==> flow/design.v <==
`timescale 1ns / 1ps
module Rx (
    input  logic        clk_fpga,   
    input  logic        reset,      
    input  logic        RxD,       
    output logic [7:0]  RxData,
    output logic        data_valid      
);
    parameter int clk_freq    = 100_000_000;
    parameter int baud_rate   = 115200;
    parameter int div_sample  = 4;    
    parameter int div_counter = clk_freq / (baud_rate * div_sample);
    parameter int mid_sample  = div_sample / 2;
    parameter int div_bit     = 10;   
    typedef enum logic {IDLE=0, RECEIVING=1} state_t;
    state_t state, nextstate;
    logic [3:0]  bit_counter;         
    logic [1:0]  sample_counter;      
    logic [13:0] baudrate_counter;    
    logic [9:0]  rxshift_reg;         
    logic shift;
    logic clear_bitcounter, inc_bitcounter;
    logic clear_samplecounter, inc_samplecounter;
    assign RxData = rxshift_reg[8:1];    
    always_ff @(posedge clk_fpga or posedge reset) begin
        if (reset) begin
            state            <= IDLE;
            bit_counter      <= '0;
            sample_counter   <= '0;
            baudrate_counter <= '0;
            rxshift_reg      <= '0;
            data_valid       <= 1'b0;
        end else begin
            data_valid <= 1'b0;     
            baudrate_counter <= baudrate_counter + 1;
            if (baudrate_counter >= div_counter - 1) begin
                baudrate_counter <= 0;
                state <= nextstate;
                if (shift)
                    rxshift_reg <= {RxD, rxshift_reg[9:1]};
                if (clear_samplecounter)
                    sample_counter <= 0;
                else if (inc_samplecounter)
                    sample_counter <= sample_counter + 1;
                if (clear_bitcounter)
                    bit_counter <= 0;
                else if (inc_bitcounter)
                    bit_counter <= bit_counter + 1;
                if (state == RECEIVING &&
                    bit_counter == div_bit - 1 &&
                    sample_counter == div_sample - 1) begin
                    data_valid <= 1'b1;
                end
            end
        end
    end
    always_comb begin
        shift               = 1'b0;
        clear_samplecounter = 1'b0;
        inc_samplecounter   = 1'b0;
        clear_bitcounter    = 1'b0;
        inc_bitcounter      = 1'b0;
        nextstate           = state;
        case (state)
            IDLE: begin
                if (!RxD) begin
                    nextstate           = RECEIVING;
                    clear_bitcounter    = 1'b1;
                    clear_samplecounter = 1'b1;
                end
            end
            RECEIVING: begin
                nextstate = RECEIVING;
                if (sample_counter == mid_sample - 1)
                    shift = 1'b1;
                if (sample_counter == div_sample - 1) begin
                    inc_bitcounter     = 1'b1;
                    clear_samplecounter= 1'b1;
                    if (bit_counter == div_bit - 1)
                        nextstate = IDLE;
                end else begin
                    inc_samplecounter = 1'b1;
                end
            end
            default: nextstate = IDLE;
        endcase
    end
endmodule
module Tx #(
    parameter integer CLOCK_FREQ = 100_000_000,
    parameter integer BAUD_RATE  = 115200
) (
    input  logic        clk,
    input  logic        reset,
    input  logic        ready,       
    input  logic [7:0]  tx_data,
    output logic        TxD,
    output logic        tdre         
);
    localparam integer CYCLES_PER_BIT = (CLOCK_FREQ + BAUD_RATE - 1) / BAUD_RATE;  
    localparam integer BAUD_MAX       = (CYCLES_PER_BIT > 0) ? (CYCLES_PER_BIT - 1) : 0;
    localparam integer BAUD_CNT_WIDTH = $clog2(BAUD_MAX + 1);
    typedef enum logic [1:0] {
        S_MARK,    
        S_START,   
        S_DATA,    
        S_STOP     
    } state_t;
    state_t state, next_state;
    logic [7:0] txbuff;
    logic [2:0] bit_count;
    logic [BAUD_CNT_WIDTH-1:0] baud_count;
    logic ready_sync;
    always_ff @(posedge clk or posedge reset) begin
        if (reset)
            ready_sync <= 1'b0;
        else
            ready_sync <= ready;
    end
    always_ff @(posedge clk or posedge reset) begin
        if (reset)
            state <= S_MARK;
        else
            state <= next_state;
    end
    always_comb begin
        next_state = state;
        case (state)
            S_MARK: begin
                if (ready_sync && tdre)
                    next_state = S_START;
            end
            S_START: begin
                if (baud_count == BAUD_MAX)
                    next_state = S_DATA;
            end
            S_DATA: begin
                if ((baud_count == BAUD_MAX) && (bit_count == 3'd7))
                    next_state = S_STOP;
            end
            S_STOP: begin
                if (baud_count == BAUD_MAX)
                    next_state = S_MARK;
            end
            default: next_state = S_MARK;
        endcase
    end
    always_ff @(posedge clk or posedge reset) begin
        if (reset) begin
            TxD        <= 1'b1;
            tdre       <= 1'b1;
            baud_count <= '0;
            bit_count  <= '0;
            txbuff     <= '0;
        end else begin
            case (state)
                S_MARK: begin
                    TxD        <= 1'b1;
                    baud_count <= '0;
                    bit_count  <= '0;
                    if (ready_sync && tdre) begin
                        txbuff <= tx_data;   
                        tdre   <= 1'b0;      
                    end else begin
                        tdre   <= 1'b1;      
                    end
                end
                S_START: begin
                    TxD <= 1'b0;  
                    if (baud_count == BAUD_MAX) begin
                        baud_count <= '0;
                    end else begin
                        baud_count <= baud_count + 1;
                    end
                end
                S_DATA: begin
                    TxD <= txbuff[0];  
                    if (baud_count == BAUD_MAX) begin
                        baud_count <= '0;
                        txbuff    <= {1'b0, txbuff[7:1]};
                        bit_count <= bit_count + 1;
                    end else begin
                        baud_count <= baud_count + 1;
                    end
                end
                S_STOP: begin
                    TxD <= 1'b1;  
                    if (baud_count == BAUD_MAX) begin
                        baud_count <= '0;
                        tdre       <= 1'b1;  
                    end else begin
                        baud_count <= baud_count + 1;
                    end
                end
                default: begin
                    TxD        <= 1'b1;
                    tdre       <= 1'b1;
                    baud_count <= '0;
                    bit_count  <= '0;
                end
            endcase
        end
    end
endmodule
`timescale 1ns / 1ps
module command_parser (
    input  logic clk,
    input  logic reset,
    input  logic [7:0] rx_byte,
    input  logic       rx_valid,
    input  logic       cmd_ack,
    output logic       cmd_ready,
    output logic       seq_sel,    
    output logic [7:0] n_value
);
    typedef enum logic [2:0] {
        S_WAIT_LETTER,
        S_WAIT_COMMA,
        S_WAIT_NUM1,
        S_WAIT_LF,
        S_DONE
    } pstate_t;
    pstate_t state;
    logic [7:0] tens;
    logic       got_two_digits;
    assign cmd_ready = (state == S_DONE);
    always_ff @(posedge clk or posedge reset) begin
        if (reset) begin
            state          <= S_WAIT_LETTER;
            seq_sel        <= 1'b0;
            n_value        <= 8'd0;
            tens           <= 8'd0;
            got_two_digits <= 1'b0;
        end else begin
            if (cmd_ack && state == S_DONE) begin
                state <= S_WAIT_LETTER;
            end else if (rx_valid) begin
                unique case (state)
                    S_WAIT_LETTER: begin
                        if (rx_byte == "P") begin
                            seq_sel <= 1'b0;
                            state   <= S_WAIT_COMMA;
                        end else if (rx_byte == "M") begin
                            seq_sel <= 1'b1;
                            state   <= S_WAIT_COMMA;
                        end else begin
                            state <= S_WAIT_LETTER;  
                        end
                    end
                    S_WAIT_COMMA: begin
                        if (rx_byte == ",")
                            state <= S_WAIT_NUM1;
                        else
                            state <= S_WAIT_LETTER;  
                    end
                    S_WAIT_NUM1: begin
                        if (rx_byte >= "0" && rx_byte <= "9") begin
                            tens           <= rx_byte - "0";
                            got_two_digits <= 1'b0;
                            state          <= S_WAIT_LF;
                        end else begin
                            state <= S_WAIT_LETTER;
                        end
                    end
                    S_WAIT_LF: begin
                        if (rx_byte >= "0" && rx_byte <= "9") begin
                            n_value        <= (tens * 10) + (rx_byte - "0");
                            got_two_digits <= 1'b1;
                        end else if (rx_byte == "\n" || rx_byte == 8'h0D) begin
                            if (!got_two_digits)
                                n_value <= tens;
                            state <= S_DONE;
                        end
                    end
                    S_DONE: begin
                        state <= S_DONE;
                    end
                    default: state <= S_WAIT_LETTER;
                endcase
            end
        end
    end
endmodule
`timescale 1ns / 1ps
module padovan_unit (
    input  logic        clk,
    input  logic        reset,
    input  logic        start,
    input  logic [7:0]  n,
    output logic [31:0] result,
    output logic        done
);
    typedef enum logic [1:0] {IDLE, INIT, LOOP, FINISH} state_t;
    state_t state;
    logic [31:0] p0, p1, p2;
    logic [7:0]  i;
    always_ff @(posedge clk or posedge reset) begin
        if (reset) begin
            state  <= IDLE;
            result <= 32'd0;
            done   <= 1'b0;
        end else begin
            done <= 1'b0;
            case (state)
                IDLE: begin
                    if (start)
                        state <= INIT;
                end
                INIT: begin
                    p0 <= 32'd1;
                    p1 <= 32'd1;
                    p2 <= 32'd1;
                    i  <= 8'd3;
                    if (n == 0 || n == 1 || n == 2) begin
                        result <= 32'd1;
                        state  <= FINISH;
                    end else begin
                        state <= LOOP;
                    end
                end
                LOOP: begin
                    if (i <= n) begin
                        logic [31:0] new_p;
                        new_p = p0 + p1;
                        p0 <= p1;
                        p1 <= p2;
                        p2 <= new_p;
                        i  <= i + 1;
                        if (i == n) begin
                            result <= new_p;
                            state  <= FINISH;
                        end
                    end
                end
                FINISH: begin
                    done  <= 1'b1;
                    state <= IDLE;
                end
            endcase
        end
    end
endmodule
`timescale 1ns / 1ps
module moser_unit (
    input  logic        clk,
    input  logic        reset,
    input  logic        start,
    input  logic [7:0]  n,
    output logic [31:0] result,
    output logic        done
);
    typedef enum logic [1:0] {IDLE, RUN, FINISH} state_t;
    state_t state;
    logic [7:0]  n_work;
    logic [31:0] acc;
    logic [2:0]  pos;
    always_ff @(posedge clk or posedge reset) begin
        if (reset) begin
            state  <= IDLE;
            result <= 32'd0;
            done   <= 1'b0;
        end else begin
            done <= 1'b0;
            case (state)
                IDLE: begin
                    if (start) begin
                        if (n == 0) begin
                            result <= 32'd0;
                            state  <= FINISH;
                        end else begin
                            n_work <= n;
                            acc    <= 32'd0;
                            pos    <= 3'd0;
                            state  <= RUN;
                        end
                    end
                end
                RUN: begin
                    if (n_work != 0) begin
                        acc    <= acc | ({31'd0, n_work[0]} << {pos, 1'b0});
                        pos    <= pos + 3'd1;
                        n_work <= n_work >> 1;
                    end else begin
                        result <= acc;
                        state  <= FINISH;
                    end
                end
                FINISH: begin
                    done  <= 1'b1;
                    state <= IDLE;
                end
            endcase
        end
    end
endmodule
`timescale 1ns / 1ps
module top_cmd_uart #(
    parameter integer CLOCK_FREQ = 100_000_000,
    parameter integer BAUD_RATE  = 115200
)(
    input  logic       clk,
    input  logic       reset,
    input  logic       RxD,
    output logic       TxD,
    output logic [7:0] led
);
    logic [7:0] rx_byte;
    logic       rx_valid;
    Rx #(
        .clk_freq  (CLOCK_FREQ),
        .baud_rate (BAUD_RATE)
    ) u_rx (
        .clk_fpga   (clk),
        .reset      (reset),
        .RxD        (RxD),
        .RxData     (rx_byte),
        .data_valid (rx_valid)
    );
    logic [7:0] tx_data;
    logic       tx_start;
    logic       tx_free;
    Tx #(
        .CLOCK_FREQ (CLOCK_FREQ),
        .BAUD_RATE  (BAUD_RATE)
    ) u_tx (
        .clk    (clk),
        .reset  (reset),
        .ready  (tx_start),
        .tx_data(tx_data),
        .TxD    (TxD),
        .tdre   (tx_free)
    );
    logic       cmd_ready;
    logic       seq_sel;      
    logic [7:0] n_value;
    logic       cmd_ack;
    command_parser u_parser (
        .clk      (clk),
        .reset    (reset),
        .rx_byte  (rx_byte),
        .rx_valid (rx_valid),
        .cmd_ack  (cmd_ack),
        .cmd_ready(cmd_ready),
        .seq_sel  (seq_sel),
        .n_value  (n_value)
    );
    logic        pad_start, pad_done;
    logic [31:0] pad_res;
    padovan_unit u_pad (
        .clk    (clk),
        .reset  (reset),
        .start  (pad_start),
        .n      (n_value),
        .result (pad_res),
        .done   (pad_done)
    );
    logic        mos_start, mos_done;
    logic [31:0] mos_res;
    moser_unit u_mos (
        .clk    (clk),
        .reset  (reset),
        .start  (mos_start),
        .n      (n_value),
        .result (mos_res),
        .done   (mos_done)
    );
    typedef enum logic [2:0] {
        S_WAIT_CMD,
        S_START_CALC,
        S_WAIT_CALC,
        S_SEND_B0,
        S_SEND_B1,
        S_SEND_B2,
        S_SEND_B3
    } main_state_t;
    main_state_t state;
    logic [31:0] result_reg;
    logic        tx_wait;    
    assign cmd_ack = (state == S_START_CALC);
    assign pad_start = (state == S_START_CALC) && (cmd_ready) && (seq_sel == 1'b0);
    assign mos_start = (state == S_START_CALC) && (cmd_ready) && (seq_sel == 1'b1);
    assign led = rx_byte;
    always_ff @(posedge clk or posedge reset) begin
        if (reset) begin
            state    <= S_WAIT_CMD;
            tx_data  <= 8'd0;
            tx_start <= 1'b0;
            result_reg <= 32'd0;
            tx_wait  <= 1'b0;
        end else begin
            tx_start <= 1'b0;  
            if (tx_wait && !tx_free)
                tx_wait <= 1'b0;
            case (state)
                S_WAIT_CMD: begin
                    if (cmd_ready) begin
                        state <= S_START_CALC;
                    end
                end
                S_START_CALC: begin
                    state <= S_WAIT_CALC;
                end
                S_WAIT_CALC: begin
                    if (!seq_sel && pad_done) begin
                        result_reg <= pad_res;
                        state      <= S_SEND_B0;
                    end else if (seq_sel && mos_done) begin
                        result_reg <= mos_res;
                        state      <= S_SEND_B0;
                    end
                end
                S_SEND_B0: begin
                    if (tx_free && !tx_wait) begin
                        tx_data  <= result_reg[31:24];
                        tx_start <= 1'b1;
                        tx_wait  <= 1'b1;
                        state    <= S_SEND_B1;
                    end
                end
                S_SEND_B1: begin
                    if (tx_free && !tx_wait) begin
                        tx_data  <= result_reg[23:16];
                        tx_start <= 1'b1;
                        tx_wait  <= 1'b1;
                        state    <= S_SEND_B2;
                    end
                end
                S_SEND_B2: begin
                    if (tx_free && !tx_wait) begin
                        tx_data  <= result_reg[15:8];
                        tx_start <= 1'b1;
                        tx_wait  <= 1'b1;
                        state    <= S_SEND_B3;
                    end
                end
                S_SEND_B3: begin
                    if (tx_free && !tx_wait) begin
                        tx_data  <= result_reg[7:0];
                        tx_start <= 1'b1;
                        tx_wait  <= 1'b1;
                        state    <= S_WAIT_CMD;  
                    end
                end
                default: state <= S_WAIT_CMD;
            endcase
        end
    end
endmodule
Wiki page: top_cmd_uart / tool data

-- Step by step through the tools: top_cmd_uart
Each step is given for the RTL above and for the edited RTL.
"original" refers to lines of the RTL above, "edited" to lines of the edited file.
"difference" is "edited" less "original", of the values as shown; "rel. change" is that difference over "original", in percent.
Cell names lack the library's common part.
Not given: -
- design top: top_cmd_uart
- clock input: clk
- cell library: sky130hd
- corner: tt_025C_1v80

-- Edit of the RTL
Unified diff, file above to edited file.
The edit is scripted: it alters the design's behaviour and was not made to optimise anything.
begin of diff
@@ -397,5 +397,5 @@
 module top_cmd_uart #(
     parameter integer CLOCK_FREQ = 100_000_000,
-    parameter integer BAUD_RATE  = 115200
+    parameter integer BAUD_RATE  = 230400
 )(
     input  logic       clk,
end of diff

-- Word level
Counts by Yosys on the flattened word-level netlist (proc, flatten, opt, wreduce; memories kept). Register bits leave out memories and registers merged into their read ports (data or address). Print and check cells are left out.
- bit counts (item ; original ; edited ; difference ; rel. change (%)):
    elaborated cells ; 288 ; 288 ; 0 ; 0.00
    output and inout port bits ; 9 ; 9 ; 0 ; 0.00
    input port bits ; 3 ; 3 ; 0 ; 0.00
    register bits after elaboration ; 341 ; 340 ; -1 ; -0.29
- cells by class (item ; original ; edited ; difference ; rel. change (%)):
    mux-type cells ; 111 ; 111 ; 0 ; 0.00
    shifts and indexed selects ; 1 ; 1 ; 0 ; 0.00
    reduce/logical cells ; 63 ; 63 ; 0 ; 0.00
    equality and inequality tests ; 56 ; 56 ; 0 ; 0.00
    add/subtract/negate cells ; 11 ; 11 ; 0 ; 0.00
    bitwise logic cells ; 5 ; 5 ; 0 ; 0.00
    $lt $le $gt $ge ; 4 ; 4 ; 0 ; 0.00
    multiply operators ; 1 ; 1 ; 0 ; 0.00
- operators by type and width (operator ; original ; edited ; difference ; rel. change (%)):
    adder 10 x 1 -> 10 bit (second input constant) ; 1 ; 0 ; -1 ; -100.00
    equality test 10 bit (second input constant) ; 1 ; 0 ; -1 ; -100.00
    >= comparator 14 x 8 -> 1 bit (second input constant) ; 1 ; 0 ; -1 ; -100.00
    2-to-1 mux 10 bit ; 1 ; 0 ; -1 ; -100.00
    case mux 10 bit (select 2 bit) ; 1 ; 0 ; -1 ; -100.00
    adder 9 x 1 -> 9 bit (second input constant) ; 0 ; 1 ; +1 ; -
    equality test 9 bit (second input constant) ; 0 ; 1 ; +1 ; -
    >= comparator 14 x 7 -> 1 bit (second input constant) ; 0 ; 1 ; +1 ; -
    2-to-1 mux 9 bit ; 0 ; 1 ; +1 ; -
    case mux 9 bit (select 2 bit) ; 0 ; 1 ; +1 ; -
    2-to-1 mux 1 bit ; 23 ; 23 ; 0 ; 0.00
    2-to-1 mux 3 bit ; 16 ; 16 ; 0 ; 0.00
    2-to-1 mux 2 bit ; 14 ; 14 ; 0 ; 0.00
    2-to-1 mux 32 bit ; 14 ; 14 ; 0 ; 0.00
    2-to-1 mux 8 bit ; 13 ; 13 ; 0 ; 0.00
    != test 2 x 1 -> 1 bit (second input constant) ; 13 ; 13 ; 0 ; 0.00
    logical AND 1 bit ; 12 ; 12 ; 0 ; 0.00
    nonzero test 2 bit ; 11 ; 11 ; 0 ; 0.00
    != test 2 bit (second input constant) ; 9 ; 9 ; 0 ; 0.00
    case mux 1 bit (select 2 bit) ; 8 ; 8 ; 0 ; 0.00
    equality test 2 bit (second input constant) ; 6 ; 6 ; 0 ; 0.00
    case mux 32 bit (select 2 bit) ; 6 ; 6 ; 0 ; 0.00
    AND reduction 2 bit ; 6 ; 6 ; 0 ; 0.00
    AND reduction 4 bit ; 6 ; 6 ; 0 ; 0.00
    equality test 3 bit (second input constant) ; 5 ; 5 ; 0 ; 0.00
    equality test 2 x 1 -> 1 bit (second input constant) ; 4 ; 4 ; 0 ; 0.00
    equality test 3 x 2 -> 1 bit (second input constant) ; 4 ; 4 ; 0 ; 0.00
    inverter 1 bit ; 4 ; 4 ; 0 ; 0.00
Not every row of either side is listed.

-- Logic depth
Depth = most cells in a row (Yosys ltp): at word level without a register or memory, in the mapped netlist without a sequential cell, where the memories' decode and read muxes count.
- logic depth (item ; original ; edited ; difference ; rel. change (%)):
    word-level depth ; 7 ; 7 ; 0 ; 0.00
    ABC_AREA ; 0 ; 0 ; - ; -
    mapped depth ; 12 ; 12 ; 0 ; 0.00
    gate-level depth less buffers ; 12 ; 12 ; 0 ; 0.00

-- Synthesis result
Yosys stat after the flow's synthesis: flattened, memories mapped to cells. It holds for the ABC_AREA given above (unset counts as 0); a run with the other value may have another netlist.
- synthesis totals (item ; original ; edited ; difference ; rel. change (%)):
    mapped flip-flops ; 303 ; 302 ; -1 ; -0.33
    mapped cells ; 1348 ; 1299 ; -49 ; -3.64
    area of sequential cells (mm2) ; 0.0082066 ; 0.0081816 ; -0.0000250 ; -0.30
    mapped area (mm2) ; 0.0146928 ; 0.014589 ; -0.0001038 ; -0.71
- cell types (cell ; original ; edited ; difference ; rel. change (%)):
    nor2_1 ; 125 ; 100 ; -25 ; -20.00
    o21ai_0 ; 84 ; 63 ; -21 ; -25.00
    clkbuf_1 ; 52 ; 37 ; -15 ; -28.85
    inv_1 ; 63 ; 51 ; -12 ; -19.05
    nand3_1 ; 37 ; 26 ; -11 ; -29.73
    o21a_1 ; 3 ; 14 ; +11 ; +366.67
    and2_1 ; 89 ; 80 ; -9 ; -10.11
    mux2i_1 ; 9 ; 18 ; +9 ; +100.00
    nand2_1 ; 118 ; 125 ; +7 ; +5.93
    xnor2_1 ; 40 ; 34 ; -6 ; -15.00
    a211oi_1 ; 10 ; 4 ; -6 ; -60.00
    a31oi_1 ; 22 ; 17 ; -5 ; -22.73
    a31o_2 ; 7 ; 2 ; -5 ; -71.43
    o31ai_1 ; 2 ; 7 ; +5 ; +250.00
    o21ai_1 ; 0 ; 5 ; +5 ; -
    a22o_1 ; 44 ; 48 ; +4 ; +9.09
    nor3_1 ; 14 ; 18 ; +4 ; +28.57
    a21o_1 ; 13 ; 17 ; +4 ; +30.77
Not every row of either side is listed.
The figures by module come from a second, unflattened synthesis with its own total; it is not the netlist above.
- second synthesis, totals (item ; original ; edited ; difference ; rel. change (%)):
    cell total of the unflattened synthesis ; 1357 ; 1345 ; -12 ; -0.88
    area total of the unflattened synthesis (mm2) ; 0.0157789 ; 0.0156625 ; -0.0001164 ; -0.74
Rows give one instance, submodules left out.
- modules, original (module ; area (mm2) ; instances ; cells):
    padovan_unit ; 0.0072657 ; 1 ; 635
    top_cmd_uart ; 0.0025424 ; 1 ; 197
    command_parser ; 0.0016316 ; 1 ; 164
    moser_unit ; 0.0015252 ; 1 ; 126
    Rx ; 0.0014514 ; 1 ; 119
    Tx ; 0.0013626 ; 1 ; 116
- modules, edited (module ; area (mm2) ; instances ; cells):
    padovan_unit ; 0.0072657 ; 1 ; 635
    top_cmd_uart ; 0.0025424 ; 1 ; 197
    command_parser ; 0.0016316 ; 1 ; 164
    moser_unit ; 0.0015252 ; 1 ; 126
    Rx ; 0.0013776 ; 1 ; 112
    Tx ; 0.00132 ; 1 ; 111

-- Timing after synthesis
OpenSTA on the mapped netlist: ideal clock, no wires. The path of least setup slack (recovery checks aside). Input and output delay are each 20% of the period. Register names are those of the netlist, which keeps one name where synthesis merged equal registers.
- timing post-synthesis (item ; original ; edited ; difference ; rel. change (%)):
    kind ; input-to-reg ; input-to-reg ; - ; -
    from ; input reset ; input reset ; - ; -
    to ; register u_pad.i[0] ; register u_pad.i[0] ; - ; -
    path slack (ns) ; -0.611 ; 0.109 ; +0.720 ; -
    external input delay (ns) ; 2.000 ; 2.000 ; 0.000 ; 0.00
    data required time (ns) ; 9.247 ; 9.304 ; +0.057 ; +0.62
    delay of the path (ns) ; 8.611 ; 7.891 ; -0.720 ; -8.36
    library setup time (ns) ; 0.753 ; 0.696 ; -0.057 ; -
    clock period (ns) ; 10.0 ; 10.0 ; 0.0 ; 0.00
    data arrival time (ns) ; 9.858 ; 9.195 ; -0.663 ; -6.73
    buffers on the path ; 0 ; 0 ; 0 ; -
    stages on the path ; 1 ; 1 ; 0 ; 0.00
    period reached after synthesis (ns) ; 10.611 ; 9.891 ; -0.720 ; -6.79
"delay of the path" = arrival - input delay + setup time.
"stages on the path" counts driving pins, that of a launching flip-flop among them; a cell with two outputs on the path counts twice.
"period reached after synthesis" = period - worst setup slack (recovery checks aside). The figure is calculated, with input and output delays left at 20% of the set period.
Between the ends stands the longest chain of elaborated cells between them, by number of cells; it is not shown to be the way that was timed. Of several equally long chains one is given.
A line is the first line of the expression or statement that the cell stems from. Yosys adds cells for indexed reads and writes and turns some case tables into memories.
On the way, post-synthesis, original:
- cells stage by stage: a311oi_1
- noted length of the longest elaborated chain: 2
- noted elaborated cells between the ends (all ways): 2
- ends and longest elaborated chain, post-synthesis, original (item ; RTL line ; source):
    from (decl) ; 402 ; input  logic       reset,
    inverter 1 bit ; - ;
    AND reduction 3 bit ; - ;
    to (assign) ; 313 ; i  <= 8'd3;
    to (assign) ; 328 ; i  <= i + 1;
    to (decl) ; 296 ; logic [7:0]  i;
On the way, post-synthesis, edited:
- cells stage by stage: nor3_1
- noted length of the longest elaborated chain: 2
- noted elaborated cells between the ends (all ways): 2
- ends and longest elaborated chain, post-synthesis, edited (item ; RTL line ; source):
    from (decl) ; 402 ; input  logic       reset,
    inverter 1 bit ; - ;
    AND reduction 3 bit ; - ;
    to (assign) ; 313 ; i  <= 8'd3;
    to (assign) ; 328 ; i  <= i + 1;
    to (decl) ; 296 ; logic [7:0]  i;

-- Timing after layout
From the final timing report of each run of pair 1: the path of least setup slack in the routed layout; clock arrival at registers is part of the times.
- timing after layout (item ; original ; edited ; difference ; rel. change (%)):
    kind ; reg-to-reg ; reg-to-reg ; - ; -
    from ; register u_pad.p1[8] ; register u_pad.p1[0] ; - ; -
    to ; register u_pad.p2[27] ; register u_pad.p2[26] ; - ; -
    data arrival time (ns) ; 3.30 ; 3.22 ; -0.08 ; -2.42
    stages on the path ; 9 ; 11 ; +2 ; +22.22
    data required time (ns) ; 5.68 ; 5.69 ; +0.01 ; +0.18
    library setup time (ns) ; 0.26 ; 0.24 ; -0.02 ; -
    buffers on the path ; 0 ; 0 ; 0 ; -
    clock period (ns) ; 5.43 ; 5.43 ; 0.00 ; 0.00
    path slack (ns) ; 2.38 ; 2.47 ; +0.09 ; -
Between the ends stands the longest chain of elaborated cells between them, by number of cells; it is not shown to be the way that was timed. Of several equally long chains one is given.
On the way, after layout, original:
- cells stage by stage: edfxtp_1 > ha_1 > nand3_1 > nor3_1 > o21ai_0 > a2111oi_0 > o21ai_0 > xor2_1 > nor2_1
- noted length of the longest elaborated chain: 3
- noted elaborated cells between the ends (all ways): 3
- ends and longest elaborated chain, after layout, original (item ; RTL line ; source):
    from (decl) ; 295 ; logic [31:0] p0, p1, p2;
    from (assign) ; 311 ; p1 <= 32'd1;
    from (assign) ; 326 ; p1 <= p2;
    adder 32 bit ; 324 ; new_p = p0 + p1;
    2-to-1 mux 32 bit ; 322 ; if (i <= n) begin
    case mux 32 bit (select 2 bit) ; 304 ; case (state)
    to (assign) ; 312 ; p2 <= 32'd1;
    to (assign) ; 327 ; p2 <= new_p;
    to (decl) ; 295 ;
On the way, after layout, edited:
- cells stage by stage: edfxtp_1 > ha_1 > inv_1 > fa_1 > nor2b_4 > o31a_1 > o31a_2 > o2111ai_1 > a21oi_1 > xor2_1 > and2_1
- noted length of the longest elaborated chain: 3
- noted elaborated cells between the ends (all ways): 3
- ends and longest elaborated chain, after layout, edited (item ; RTL line ; source):
    from (decl) ; 295 ; logic [31:0] p0, p1, p2;
    from (assign) ; 311 ; p1 <= 32'd1;
    from (assign) ; 326 ; p1 <= p2;
    adder 32 bit ; 324 ; new_p = p0 + p1;
    2-to-1 mux 32 bit ; 322 ; if (i <= n) begin
    case mux 32 bit (select 2 bit) ; 304 ; case (state)
    to (assign) ; 312 ; p2 <= 32'd1;
    to (assign) ; 327 ; p2 <= new_p;
    to (decl) ; 295 ;

-- Flow runs
Runs of the flow (Yosys, OpenROAD) on both versions; the two runs of a pair have the same settings. The constraints put input and output delay at 20% of the set period each and load the outputs with 0.01 pF.
Flow settings, pair 1:
- noted CORE_ASPECT_RATIO: 1.1
- noted CORE_MARGIN: 8
- CORE_UTILIZATION at 41
- CTS_CLUSTER_SIZE: 25
- GPL_ROUTABILITY_DRIVEN: 0
- noted GPL_TIMING_DRIVEN: 1
- noted PLACE_DENSITY_LB_ADDON: 0.19
- SLEW_MARGIN: 40
- noted period_ns: 5.43
- CAP_MARGIN at 20
- final reports, pair 1 (item ; original ; edited ; difference ; rel. change (%)):
    synthesized cell area (mm2) ; 0.0146928 ; 0.014589 ; -0.0001038 ; -0.71
    total power after layout (mW) ; 5.108 ; 5.163 ; +0.055 ; +1.08
    clock period reached (ns) ; 3.048 ; 2.961 ; -0.087 ; -2.85
    worst hold slack in the final report (ns) ; 0.348 ; 0.346 ; -0.002 ; -
    full die area (mm2) ; 0.042157 ; 0.0418816 ; -0.0002754 ; -0.65
    total negative slack on setup checks (ns) ; 0.000 ; 0.000 ; 0.000 ; -
    utilization of the finished layout ; 0.465 ; 0.463 ; -0.002 ; -
    setup slack of the critical path (ns) ; 2.382 ; 2.469 ; +0.087 ; -
    standard-cell area of the final layout (mm2) ; 0.0163945 ; 0.0162731 ; -0.0001214 ; -0.74
"clock period reached" = clock period - worst setup slack. The figure is calculated, with input and output delays left at 20% of the set period.
By "total power after layout" is meant OpenSTA's value without simulated activity: inputs other than the clock are taken to toggle once in ten clock periods, and the tool carries that through the logic.
